==> flow/design.v <==
`default_nettype none
module fifo_16_1024_ft
  (
   input wire        clk,
   input wire        srst,
   input wire [15:0] din,
   input wire        wr_en,
   input wire        rd_en,
   output wire [15:0] dout,
   output wire       full,
   output reg        overflow,
   output wire       empty,
   output wire       valid,
   output reg        underflow,
   output wire       wr_rst_busy,
   output wire       rd_rst_busy
   );
    localparam DEPTH_LOG2 = 4;
    reg [15:0] mem [0:(1<<DEPTH_LOG2)-1];
    reg [DEPTH_LOG2:0] wp;
    reg [DEPTH_LOG2:0] rp;
    assign empty = (wp == rp);
    assign full = (wp[DEPTH_LOG2] != rp[DEPTH_LOG2]) &&
                  (wp[DEPTH_LOG2-1:0] == rp[DEPTH_LOG2-1:0]);
    assign valid = ~empty;
    assign dout = mem[rp[DEPTH_LOG2-1:0]];
    assign wr_rst_busy = 1'b0;
    assign rd_rst_busy = 1'b0;
    always @(posedge clk) begin
	if(wr_en == 1'b1 && full == 1'b0) begin
	    mem[wp[DEPTH_LOG2-1:0]] <= din;
	end
    end
    always @(posedge clk) begin
	if(srst == 1'b1) begin
	    wp <= 0;
	    rp <= 0;
	    overflow <= 1'b0;
	    underflow <= 1'b0;
	end else begin
	    if(wr_en == 1'b1 && full == 1'b0) begin
		wp <= wp + 1'b1;
	    end
	    if(rd_en == 1'b1 && empty == 1'b0) begin
		rp <= rp + 1'b1;
	    end
	    overflow <= wr_en & full;
	    underflow <= rd_en & empty;
	end
    end
endmodule  
`default_nettype wire
`default_nettype none
module ether_rx#(parameter APP_KEY=16'h6000)
(
input wire clk,
input wire reset,
input wire [511:0] recv_data,
input wire recv_valid,
input wire recv_sop,
input wire recv_eop,
input wire [7:0] recv_mty,
output reg [111:0] ether_header_data,
output reg ether_header_valid,
output reg [511:0] ether_data_data,
output reg ether_data_valid,
output reg ether_data_sop,
output reg ether_data_eop,
output reg [7:0] ether_data_mty
);
    enum {IDLE, RECV_ALL, LAST_ONE} state;
    reg [399:0] recv_buf;
    reg [7:0] recv_mty_reg;
    reg ether_data_sop_reg;
    always @(posedge clk) begin
	if(reset == 1'b1) begin
	    state <= IDLE;
	    ether_header_data <= 112'd0;
	    ether_header_valid <= 1'b0;
	    ether_data_data <= 512'd0;
	    ether_data_valid <= 1'b0;
	    ether_data_sop <= 1'b0;
	    ether_data_eop <= 1'b0;
	    ether_data_mty <= 8'd0;
	    recv_buf <= 400'd0;
	    recv_mty_reg <= 8'd0;
	    ether_data_sop_reg <= 1'b0;
	end else begin
	case(state)
	    IDLE: begin
		if(recv_sop == 1'b1 && recv_valid == 1'b1 && recv_data[415:400] == APP_KEY) begin
		    ether_header_data <= recv_data[511:400];
		    ether_header_valid <= 1'b1;
		    if(recv_eop == 1'b1) begin
			ether_data_data <= {recv_data[399:0], 112'd0};
			ether_data_eop <= 1'b1;
			ether_data_sop <= 1'b1;
			ether_data_valid <= 1'b1;
			ether_data_mty <= recv_mty + 14;
			state <= IDLE;
		    end else begin
			ether_data_valid <= 1'b0;
			ether_data_sop_reg <= 1'b1;
			recv_buf <= recv_data[399:0];
			state <= RECV_ALL;
		    end
		end else begin
		    ether_header_data <= 112'd0;
		    ether_header_valid <= 1'b0;
		    ether_data_data <= 512'd0;
		    ether_data_valid <= 1'b0;
		    ether_data_sop <= 1'b0;
		    ether_data_eop <= 1'b0;
		    ether_data_mty <= 8'd0;
		    recv_buf <= 400'd0;
		    recv_mty_reg <= 8'd0;
		    ether_data_sop_reg <= 1'b0;
		end
	    end
	    RECV_ALL: begin
		if(recv_valid == 1'b1) begin
		    ether_data_data <= {recv_buf[399:0], recv_data[511:400]};
		    ether_data_valid <= 1'b1;
		    ether_data_sop <= ether_data_sop_reg;
		    ether_data_sop_reg <= 1'b0;
		    recv_buf <= recv_data[399:0];
		    if(recv_eop == 1'b1) begin
			if(recv_mty >= 50) begin
			    ether_data_mty <= recv_mty - 50;
			    ether_data_eop <= 1'b1;
			    state <= IDLE;
			end else begin
			    ether_data_eop <= 1'b0;
			    recv_mty_reg <= recv_mty + 14;
			    state <= LAST_ONE;
			end
		    end
		end else begin
		    ether_data_valid <= 1'b0;
		end
	    end
	    LAST_ONE: begin
		ether_data_data <= {recv_buf, 112'h0};
		ether_data_valid <= 1'b1;
		ether_data_eop <= 1'b1;
		ether_data_sop <= 1'b0;
		ether_data_mty <= recv_mty_reg;
		state <= IDLE;
	    end
	    default: begin
		state <= IDLE;
	    end
	endcase
	end
    end
endmodule  
`default_nettype wire
`default_nettype none
module ether_tx
(
input wire clk,
input wire reset,
input wire [111:0] ether_header_data,
input wire ether_header_valid,
input wire [511:0] ether_data_data,
input wire ether_data_valid,
input wire ether_data_sop,
input wire ether_data_eop,
input wire [7:0] ether_data_mty,
output reg [511:0] send_data,
output reg send_valid,
output reg send_sop,
output reg send_eop,
output reg [7:0] send_mty
);
    enum {IDLE, RECV_ALL, LAST_ONE} state;
    reg [399:0] send_buf;
    reg [7:0] send_mty_reg;
    always @(posedge clk) begin
	if(reset == 1'b1) begin
	    state <= IDLE;
	    send_data <= 512'd0;
	    send_valid <= 1'b0;
	    send_sop <= 1'b0;
	    send_eop <= 1'b0;
	    send_mty <= 8'd0;
	    send_buf <= 112'd0;
	    send_mty_reg <= 8'd0;
	end else begin
	case(state)
	    IDLE: begin
		if(ether_header_valid == 1'b1 && ether_data_sop == 1'b1 && ether_data_valid == 1'b1) begin
		    send_data <= {ether_header_data, ether_data_data[511:112]};
		    send_valid <= 1'b1;
		    send_sop <= 1'b1;
		    send_buf <= ether_data_data[111:0];
		    if(ether_data_eop == 1'b1) begin
			if(ether_data_mty >= 14) begin
			    send_mty <= ether_data_mty - 14;
			    send_eop <= 1'b1;
			    state <= IDLE;
			end else begin
			    send_mty_reg <= ether_data_mty + 50;
			    send_eop <= 1'b0;
			    state <= LAST_ONE;
			end
		    end else begin
			send_eop <= 1'b0;
			state <= RECV_ALL;
		    end
		end else begin
		    send_data <= 512'd0;
		    send_valid <= 1'b0;
		    send_sop <= 1'b0;
		    send_eop <= 1'b0;
		    send_mty <= 8'd0;
		    send_buf <= 112'd0;
		    send_mty_reg <= 8'd0;
		end
	    end
	    RECV_ALL: begin
		if(ether_data_valid == 1'b1) begin
		    send_data <= {send_buf, ether_data_data[511:112]};
		    send_valid <= 1'b1;
		    send_sop <= 1'b0;
		    send_buf <= ether_data_data[111:0];
		    if(ether_data_eop == 1'b1) begin
			if(ether_data_mty >= 14) begin
			    send_mty <= ether_data_mty - 14;
			    send_eop <= 1'b1;
			    state <= IDLE;
			end else begin
			    send_mty_reg <= ether_data_mty + 50;
			    send_eop <= 1'b0;
			    state <= LAST_ONE;
			end
		    end
		end else begin
		    send_valid <= 1'b0;
		end
	    end
	    LAST_ONE: begin
		send_data <= {send_buf, 400'd0};
		send_valid <= 1'b1;
		send_eop <= 1'b1;
		send_sop <= 1'b0;
		send_mty <= send_mty_reg;
		state <= IDLE;
	    end
	    default: begin
		state <= IDLE;
	    end
	endcase
	end
    end
endmodule  
`default_nettype wire
`default_nettype none
module cmac_usplus_emitter
  (
   input wire clk,
   input wire reset,
   input wire [511:0] din_data,
   input wire din_valid,
   input wire din_sop,
   input wire din_eop,
   input wire [7:0] din_mty,
   output reg [511:0] dout_data,
   output reg dout_valid,
   output wire dout_kick,
   output wire [13:0] dout_bytes,
   input wire cmac_busy,
   input wire cmac_done,
   input wire cmac_tx_rdy
   );
    reg[7:0] data_ready_state;
    reg dout_ready;
    reg [15:0] dout_count;
    always @(posedge clk) begin
	if(reset == 1'b1) begin
	    dout_valid <= 1'b0;
	    dout_ready <= 1'b0;
	    dout_count <= 16'd0;
	    data_ready_state <= 8'd0;
	end else begin
	    dout_data <= din_data;
	    dout_valid <= din_valid;
	    if(data_ready_state == 0) begin
		if(din_valid == 1 && din_sop == 1) begin
		    if(din_eop == 1) begin
			dout_ready <= 1;
			dout_count <= 64 - din_mty;
		    end else begin
			dout_ready <= 0;
			dout_count <= 64;
			data_ready_state <= data_ready_state + 1;
		    end
		end else begin
		    dout_ready <= 0;
		end
	    end else if(data_ready_state == 1) begin
		if(din_valid == 1) begin
		    if(din_eop == 1) begin
			dout_ready <= 1;
			dout_count <= dout_count + (64 - din_mty);
			data_ready_state <= 0;
		    end else begin
			dout_ready <= 0;
			dout_count <= dout_count + 64;
		    end
		end else begin
		    dout_ready <= 0;
		end
	    end else begin
		dout_ready <= 0;
	    end
	end
    end
    reg fifo_rd;
    wire [15:0] fifo_q;
    wire fifo_full, fifo_empty;
    wire fifo_valid;
    wire fifo_overflow, fifo_underflow;
    wire fifo_wr_rst_busy, fifo_rd_rst_busy;
    fifo_16_1024_ft fifo_i(.clk(clk),
			   .srst(reset),
			   .din(dout_count),
			   .wr_en(dout_ready),
			   .rd_en(fifo_rd),
			   .dout(fifo_q),
			   .full(fifo_full),
			   .overflow(fifo_overflow),
			   .empty(fifo_empty),
			   .valid(fifo_valid),
			   .underflow(fifo_underflow),
			   .wr_rst_busy(fifo_wr_rst_busy),
			   .rd_rst_busy(fifo_rd_rst_busy));
    reg [7:0] kick_state;
    reg kick_reg;
    reg [13:0] bytes_reg;
    assign dout_kick = kick_reg;
    assign dout_bytes = bytes_reg;
    always @(posedge clk) begin
	if(reset == 1'b1) begin
	    kick_reg <= 1'b0;
	    bytes_reg <= 14'd0;
	    kick_state <= 8'd0;
	    fifo_rd <= 1'b0;
	end else begin
	    case(kick_state)
		0 : begin
		    if(fifo_valid && cmac_tx_rdy) begin
			kick_reg <= 1'b1;
			kick_state <= kick_state + 1;
			bytes_reg <= fifo_q[13:0];
			fifo_rd <= 1'b1;
		    end else begin
			kick_reg <= 1'b0;
			fifo_rd <= 1'b0;
		    end
		end
		1 : begin
		    fifo_rd <= 1'b0;
		    if(cmac_busy == 1'b1) begin  
			kick_reg <= 1'b0;
			kick_state <= kick_state + 1;
		    end
		end
		2 : begin
		    if(cmac_done == 1'b1) begin  
			kick_state <= 0;
		    end
		end
		default: begin
		    kick_state <= 0;
		    kick_reg <= 1'b0;
		    fifo_rd <= 1'b0;
		end
	    endcase  
	end
    end
endmodule  
`default_nettype wire
`default_nettype none
module ether_echo
  (
   input wire         clk,
   input wire         reset,
   input wire [127:0] rx_dataout0,
   input wire [127:0] rx_dataout1,
   input wire [127:0] rx_dataout2,
   input wire [127:0] rx_dataout3,
   input wire         rx_enaout0,
   input wire         rx_sopout0,
   input wire         rx_eopout0,
   input wire         rx_eopout1,
   input wire         rx_eopout2,
   input wire         rx_eopout3,
   input wire [3:0]   rx_mtyout0,
   input wire [3:0]   rx_mtyout1,
   input wire [3:0]   rx_mtyout2,
   input wire [3:0]   rx_mtyout3,
   output wire [511:0] send_data,
   output wire         send_valid,
   output wire         send_sop,
   output wire         send_eop,
   output wire [7:0]   send_mty,
   output wire         tx_kick,
   output wire [13:0]  tx_bytes,
   input wire          cmac_busy,
   input wire          cmac_done,
   input wire          cmac_tx_rdy
   );
    wire [7:0] recv_mty = rx_eopout3 == 1'b1 ? rx_mtyout3
	       : rx_eopout2 == 1'b1 ? rx_mtyout2 + 8'd16
	       : rx_eopout1 == 1'b1 ? rx_mtyout1 + 8'd32
	       : rx_eopout0 == 1'b1 ? rx_mtyout0 + 8'd48
               : 8'd0;
    wire [111:0] ether_header_data;
    wire         ether_header_valid;
    wire [511:0] ether_data_data;
    wire         ether_data_valid;
    wire         ether_data_sop;
    wire         ether_data_eop;
    wire [7:0]   ether_data_mty;
    ether_rx#(.APP_KEY(16'h3434)) ether_rx_i
      (
       .clk(clk),
       .reset(reset),
       .recv_data({rx_dataout0, rx_dataout1, rx_dataout2, rx_dataout3}),
       .recv_valid(rx_enaout0),
       .recv_sop(rx_sopout0),
       .recv_eop(rx_eopout0 || rx_eopout1 || rx_eopout2 || rx_eopout3),
       .recv_mty(recv_mty),
       .ether_header_data(ether_header_data),
       .ether_header_valid(ether_header_valid),
       .ether_data_data(ether_data_data),
       .ether_data_valid(ether_data_valid),
       .ether_data_sop(ether_data_sop),
       .ether_data_eop(ether_data_eop),
       .ether_data_mty(ether_data_mty)
       );
    ether_tx ether_tx_i
      (
       .clk(clk),
       .reset(reset),
       .ether_header_data({ether_header_data[63:16], ether_header_data[111:64], ether_header_data[15:0]}),  
       .ether_header_valid(ether_header_valid),
       .ether_data_data(ether_data_data),
       .ether_data_valid(ether_data_valid),
       .ether_data_sop(ether_data_sop),
       .ether_data_eop(ether_data_eop),
       .ether_data_mty(ether_data_mty),
       .send_data(send_data),
       .send_valid(send_valid),
       .send_sop(send_sop),
       .send_eop(send_eop),
       .send_mty(send_mty)
       );
    cmac_usplus_emitter cmac_usplus_emitter_i
      (
       .clk(clk),
       .reset(reset),
       .din_data(send_data),
       .din_valid(send_valid),
       .din_sop(send_sop),
       .din_eop(send_eop),
       .din_mty(send_mty),
       .dout_data(),
       .dout_valid(),
       .dout_kick(tx_kick),
       .dout_bytes(tx_bytes),
       .cmac_busy(cmac_busy),
       .cmac_done(cmac_done),
       .cmac_tx_rdy(cmac_tx_rdy)
       );
endmodule  
`default_nettype wire
--- tool output ---
* Reports on ether_echo
Tool output for the design above before and after an edit, in the order of the flow. "original" refers to lines of the RTL above, "edited" to lines of the edited file. "difference" is "edited" less "original", of the values as shown. Operators carry their Yosys type and port widths (W data, S select, Z words). Cell names lack the library's common part. A cell with - has no value.
Design: top ether_echo, clock input clk, library sky130hd, corner tt_025C_1v80

* The edit
Unified diff, file above to edited file. A script made this edit. It changes what the design does and was not meant as an optimisation.
begin of diff
@@ -16,5 +16,5 @@
    output wire       rd_rst_busy
    );
-    localparam DEPTH_LOG2 = 4;
+    localparam DEPTH_LOG2 = 3;
     reg [15:0] mem [0:(1<<DEPTH_LOG2)-1];
     reg [DEPTH_LOG2:0] wp;
end of diff

* After elaboration
Yosys after proc, flatten, opt, wreduce and memory -nomap, before mapping. Memory bits, and registers merged into a memory's read port (data or address), are not among the register bits. Print and check cells are not counted. Equal cells are merged and count once. Memory sizes are those after Yosys's memory passes, which may raise the word count (mostly to a power of two), join words into wider ones and drop unused or constant bits.
Operators by class:
- add/sub/neg operators | original 14, edited 14, difference 0
- $lt $le $gt $ge | original 2, edited 2, difference 0
- equality and inequality tests | original 27, edited 27, difference 0
- multiplexer cells | original 108, edited 108, difference 0
- bitwise gates (word level) | original 3, edited 3, difference 0
- reduce/logical cells | original 38, edited 38, difference 0
Operators by type and width:
- $add A5 B1 Y5 const B | original 2, edited 0, difference -2
- $add A4 B1 Y4 const B | original 0, edited 2, difference +2
- $eq A5 B5 Y1 | original 1, edited 0, difference -1
- $mux W4 | original 1, edited 0, difference -1
- $eq A3 B3 Y1 | original 0, edited 1, difference +1
- $mux W3 | original 0, edited 1, difference +1
Operator kinds equal on both sides are left out: 50.
Word-level totals:
- flip-flop bits (word level) | original 1797, edited 1795, difference -2
- memory bits (writable) | original 256, edited 128, difference -128
- word width x clocked read ports | original 16, edited 16, difference 0
- memories kept | original 1, edited 1, difference 0
- input port bits | original 539, edited 539, difference 0
- output and inout port bits | original 538, edited 538, difference 0
- cells after elaboration | original 220, edited 220, difference 0
Memory list:
- shape (words x width / read and write ports) | original cmac_usplus_emitter_i.fifo_i.mem 16x16 r1 w1, edited cmac_usplus_emitter_i.fifo_i.mem 8x16 r1 w1

* Depth
Longest topological path by Yosys (ltp), each cell counted once; first at word level (registers and memories cut), then after technology mapping (sequential cells cut; the memories' decode and read muxes count).
Depth:
- word-level depth | original 10, edited 10, difference 0
- ABC_AREA | original 0, edited 0
- gate-level depth with buffers | original 14, edited 13, difference -1
- depth with buffers taken out | original 14, edited 13, difference -1

* Netlist
The flow's flattened synthesis, as Yosys stat reports it; memories are mapped. The netlist is that of the ABC_AREA named above (0 if unset); the other value can give another one.
Cell types:
- nand2_1 | original 1091, edited 858, difference -233
- edfxtp_1 | original 224, edited 112, difference -112
- a222oi_1 | original 0, edited 111, difference +111
- a31oi_1 | original 115, edited 8, difference -107
- nand3_1 | original 1026, edited 920, difference -106
- nor2_1 | original 729, edited 831, difference +102
- clkbuf_1 | original 542, edited 492, difference -50
- mux4_2 | original 70, edited 28, difference -42
- buf_6 | original 0, edited 35, difference +35
- o21ai_0 | original 38, edited 17, difference -21
- buf_1 | original 44, edited 25, difference -19
- buf_2 | original 215, edited 230, difference +15
- a211oi_1 | original 7, edited 21, difference +14
- xor2_1 | original 20, edited 10, difference -10
- o2bb2ai_1 | original 1, edited 10, difference +9
- xnor2_1 | original 19, edited 26, difference +7
- nor4_1 | original 9, edited 2, difference -7
- a221oi_1 | original 408, edited 402, difference -6
Cell types equal on both sides are left out: 10. The list need not be complete.
Mapped netlist:
- cells in the netlist | original 8245, edited 7827, difference -418
- cell area after synthesis (µm²) | original 74589.0, edited 69902.0, difference -4687.0
- sequential area (µm²) | original 41760.1, edited 38356.8, difference -3403.3
- flip-flop cells | original 1974, edited 1860, difference -114
- buffer cells | original 804, edited 784, difference -20
The figures by module come from a second, unflattened synthesis with its own total; it is not the netlist above.
Unflattened totals:
- cells (unflattened synthesis) | original 7400, edited 7151, difference -249
- area (unflattened synthesis) (µm²) | original 88055.7, edited 83259.9, difference -4795.8
Each row is one instance without its submodules.
By module, original:
- ether_rx (APP_KEY=13364) | times used 1, cells 3727, area 36920.4 µm², seq. area 20980.1 µm²
- ether_tx | times used 1, cells 2240, area 22006.1 µm², seq. area 12932.4 µm²
- cmac_usplus_emitter | times used 1, cells 882, area 18375.1 µm², seq. area 16375.7 µm²
- fifo_16_1024_ft | times used 1, cells 527, area 10607.7 µm², seq. area 8007.7 µm²
- ether_echo | times used 1, cells 24, area 146.4 µm², seq. area 0.0 µm²
By module, edited:
- ether_rx (APP_KEY=13364) | times used 1, cells 3727, area 36920.4 µm², seq. area 20980.1 µm²
- ether_tx | times used 1, cells 2240, area 22006.1 µm², seq. area 12932.4 µm²
- cmac_usplus_emitter | times used 1, cells 882, area 18375.1 µm², seq. area 16375.7 µm²
- fifo_16_1024_ft | times used 1, cells 278, area 5811.8 µm², seq. area 4103.9 µm²
- ether_echo | times used 1, cells 24, area 146.4 µm², seq. area 0.0 µm²

* Timing after synthesis
Source: OpenSTA report_checks on the synthesized netlist (no wires, ideal clock, input and output delay 20% of the period each), path of least setup slack; recovery checks are left aside. Register names are those of the netlist, which keeps one name where synthesis merged equal registers.
Timing post-synthesis:
- path type | original register to register, edited register to register
- from | original register ether_tx_i.send_mty[0], edited register ether_tx_i.send_mty[0]
- to | original register cmac_usplus_emitter_i.dout_count[13], edited register cmac_usplus_emitter_i.dout_count[10]
- period (ns) | original 4.0, edited 4.0, difference 0.0
- library setup time (ns) | original 0.146, edited 0.115, difference -0.031
- time at the first pin (ns) | original 0.000, edited 0.000, difference 0.000
- data arrival time (ns) | original 2.812, edited 3.018, difference +0.206
- data required time (ns) | original 3.854, edited 3.885, difference +0.031
- slack (ns) | original 1.042, edited 0.867, difference -0.175
- path delay (ns) | original 2.958, edited 3.133, difference +0.175
- stages on the path | original 15, edited 14, difference -1
- buffers on the path | original 0, edited 0, difference 0
- synthesis period reached (ns) | original 2.958, edited 3.133, difference +0.175
"path delay" = arrival - input delay + setup time. "stages on the path" counts driving pins, that of a launching flip-flop among them; a cell with two outputs on the path counts twice. "synthesis period reached" = period - worst setup slack (recovery checks aside). The figure is calculated, with input and output delays left at 20% of the set period. The rows between start and end are the longest chain of elaborated cells between them; the timing report does not say that the signal goes this way. Where chains are equally long, one stands for them. Each line given opens the expression or statement behind the cell; cells for indexed reads and writes are added by Yosys, which also makes memories of some case tables. A register here has more assigning lines than the two given.
Between the ends, post-synthesis, original: path through dfxtp_1 inv_1 ha_1 nor3b_1 nand2_1 a21oi_1 inv_1 ha_1 nand2_1 o21ai_0 a22oi_1 and2_1 or3_1 nand4_1 a31oi_1, length of the longest elaborated chain 6, elaborated cells on any way between the ends 8, those cells by class add/sub (2); mux (6)
RTL lines, path post-synthesis, original:
- from (decl) | RTL line 174 | output reg [7:0] send_mty
- from (assign) | RTL line 199 | send_mty <= ether_data_mty - 14;
- from (assign) | RTL line 229 | send_mty <= ether_data_mty - 14;
- $sub A7 B8 Y9 | RTL line 305 | dout_count <= dout_count + (64 - din_mty);
- $add A16 B16 Y16 | RTL line 305
- $mux W16 | RTL line 303 | if(din_eop == 1) begin
- $mux W16 | RTL line 302 | if(din_valid == 1) begin
- $mux W16 | RTL line 301 | end else if(data_ready_state == 1) begin
- $mux W16 | RTL line 288 | if(data_ready_state == 0) begin
- to (assign) | RTL line 292 | dout_count <= 64 - din_mty;
- to (assign) | RTL line 305
- to (decl) | RTL line 278 | reg [15:0] dout_count;
Between the ends, post-synthesis, edited: path through dfxtp_1 inv_1 ha_1 or3b_2 nor3_1 xnor2_1 ha_1 o21a_1 o21a_1 and3_1 o41a_1 a2111oi_2 xnor2_1 o21ba_1, length of the longest elaborated chain 6, elaborated cells on any way between the ends 8, those cells by class add/sub (2); mux (6)
RTL lines, path post-synthesis, edited:
- from (decl) | RTL line 174 | output reg [7:0] send_mty
- from (assign) | RTL line 199 | send_mty <= ether_data_mty - 14;
- from (assign) | RTL line 229 | send_mty <= ether_data_mty - 14;
- $sub A7 B8 Y9 | RTL line 305 | dout_count <= dout_count + (64 - din_mty);
- $add A16 B16 Y16 | RTL line 305
- $mux W16 | RTL line 303 | if(din_eop == 1) begin
- $mux W16 | RTL line 302 | if(din_valid == 1) begin
- $mux W16 | RTL line 301 | end else if(data_ready_state == 1) begin
- $mux W16 | RTL line 288 | if(data_ready_state == 0) begin
- to (assign) | RTL line 292 | dout_count <= 64 - din_mty;
- to (assign) | RTL line 305
- to (decl) | RTL line 278 | reg [15:0] dout_count;

* Path in the finished layout
Path of least setup slack in the final report of each run of pair A (OpenROAD, finished layout, wires in). Where an end is a register, its clock arrival counts in the times.
Timing post-layout:
- path type | original register to register, edited register to register
- from | original register ether_tx_i.send_mty[0], edited register ether_tx_i.send_mty[0]
- to | original register cmac_usplus_emitter_i.dout_count[13], edited register cmac_usplus_emitter_i.dout_count[10]
- period (ns) | original 4.0, edited 4.0, difference 0.0
- library setup time (ns) | original 0.11, edited 0.10, difference -0.01
- time at the first pin (ns) | original 0.85, edited 0.83, difference -0.02
- data arrival time (ns) | original 4.28, edited 4.22, difference -0.06
- data required time (ns) | original 4.73, edited 4.72, difference -0.01
- slack (ns) | original 0.45, edited 0.50, difference +0.05
- stages on the path | original 15, edited 14, difference -1
- buffers on the path | original 0, edited 0, difference 0
The rows between start and end are the longest chain of elaborated cells between them; the timing report does not say that the signal goes this way. Where chains are equally long, one stands for them. A register here has more assigning lines than the two given.
Between the ends, post-layout, original: path through dfxtp_1 inv_1 ha_1 nor3b_1 nand2_1 a21oi_1 inv_1 ha_1 nand2_1 o21ai_0 a22oi_1 and2_1 or3_1 nand4_1 a31oi_1, length of the longest elaborated chain 6, elaborated cells on any way between the ends 8, those cells by class add/sub (2); mux (6)
RTL lines, path post-layout, original:
- from (decl) | RTL line 174 | output reg [7:0] send_mty
- from (assign) | RTL line 199 | send_mty <= ether_data_mty - 14;
- from (assign) | RTL line 229 | send_mty <= ether_data_mty - 14;
- $sub A7 B8 Y9 | RTL line 305 | dout_count <= dout_count + (64 - din_mty);
- $add A16 B16 Y16 | RTL line 305
- $mux W16 | RTL line 303 | if(din_eop == 1) begin
- $mux W16 | RTL line 302 | if(din_valid == 1) begin
- $mux W16 | RTL line 301 | end else if(data_ready_state == 1) begin
- $mux W16 | RTL line 288 | if(data_ready_state == 0) begin
- to (assign) | RTL line 292 | dout_count <= 64 - din_mty;
- to (assign) | RTL line 305
- to (decl) | RTL line 278 | reg [15:0] dout_count;
Between the ends, post-layout, edited: path through dfxtp_1 inv_1 ha_1 or3b_2 nor3_1 xnor2_1 ha_1 o21a_1 o21a_1 and3_1 o41a_1 a2111oi_2 xnor2_1 o21ba_1, length of the longest elaborated chain 6, elaborated cells on any way between the ends 8, those cells by class add/sub (2); mux (6)
RTL lines, path post-layout, edited:
- from (decl) | RTL line 174 | output reg [7:0] send_mty
- from (assign) | RTL line 199 | send_mty <= ether_data_mty - 14;
- from (assign) | RTL line 229 | send_mty <= ether_data_mty - 14;
- $sub A7 B8 Y9 | RTL line 305 | dout_count <= dout_count + (64 - din_mty);
- $add A16 B16 Y16 | RTL line 305
- $mux W16 | RTL line 303 | if(din_eop == 1) begin
- $mux W16 | RTL line 302 | if(din_valid == 1) begin
- $mux W16 | RTL line 301 | end else if(data_ready_state == 1) begin
- $mux W16 | RTL line 288 | if(data_ready_state == 0) begin
- to (assign) | RTL line 292 | dout_count <= 64 - din_mty;
- to (assign) | RTL line 305
- to (decl) | RTL line 278 | reg [15:0] dout_count;

* Flow runs
Both versions went through the flow (Yosys, OpenROAD) with the same settings in each pair. Constraints: input delay and output delay 20% of the set period each, output load 0.01 pF.
Flow settings, pair A: CORE_UTILIZATION 40, period_ns 4.0, CAP_MARGIN 20, CORE_MARGIN 2, SLEW_MARGIN 20
Final reports, pair A:
- netlist area reported by Yosys (µm²) | original 74589.0, edited 69902.0, difference -4687.0
- overall die area (µm²) | original 189943.0, edited 178114.0, difference -11829.0
- standard-cell area after routing (µm²) | original 95182.5, edited 89010.4, difference -6172.1
- final design utilization (%) | original 51.3, edited 51.2, difference -0.1
- worst slack on setup checks (ns) | original 0.448, edited 0.496, difference +0.048
- worst hold slack in the final report (ns) | original 0.434, edited 0.380, difference -0.054
- overall power (mW) | original 41.674, edited 38.455, difference -3.219
- reached clock period (ns) | original 3.552, edited 3.504, difference -0.048
Flow settings, pair B: ABC_AREA 0, CAP_MARGIN 25, CORE_MARGIN 9, CORE_UTILIZATION 45, CTS_CLUSTER_DIAMETER 45, MAX_ROUTING_LAYER met4, period_ns 3.21, SLEW_MARGIN 20
Final reports, pair B:
- netlist area reported by Yosys (µm²) | original 74589.0, edited 69902.0, difference -4687.0
- overall die area (µm²) | original 180736.0, edited 169851.0, difference -10885.0
- standard-cell area after routing (µm²) | original 96716.5, edited 91396.4, difference -5320.1
- final design utilization (%) | original 59.1, edited 59.3, difference +0.2
- worst slack on setup checks (ns) | original 0.215, edited 0.234, difference +0.019
- worst hold slack in the final report (ns) | original 0.143, edited 0.319, difference +0.176
- overall power (mW) | original 53.086, edited 50.842, difference -2.244
- reached clock period (ns) | original 2.995, edited 2.976, difference -0.019
By "reached clock period" is meant the clock period of the run minus its worst setup slack. This is arithmetic on one report: input and output delays are still those of the set period (20% each). "overall power" is the tool's figure for a default switching activity; nothing was simulated.
--- end ---
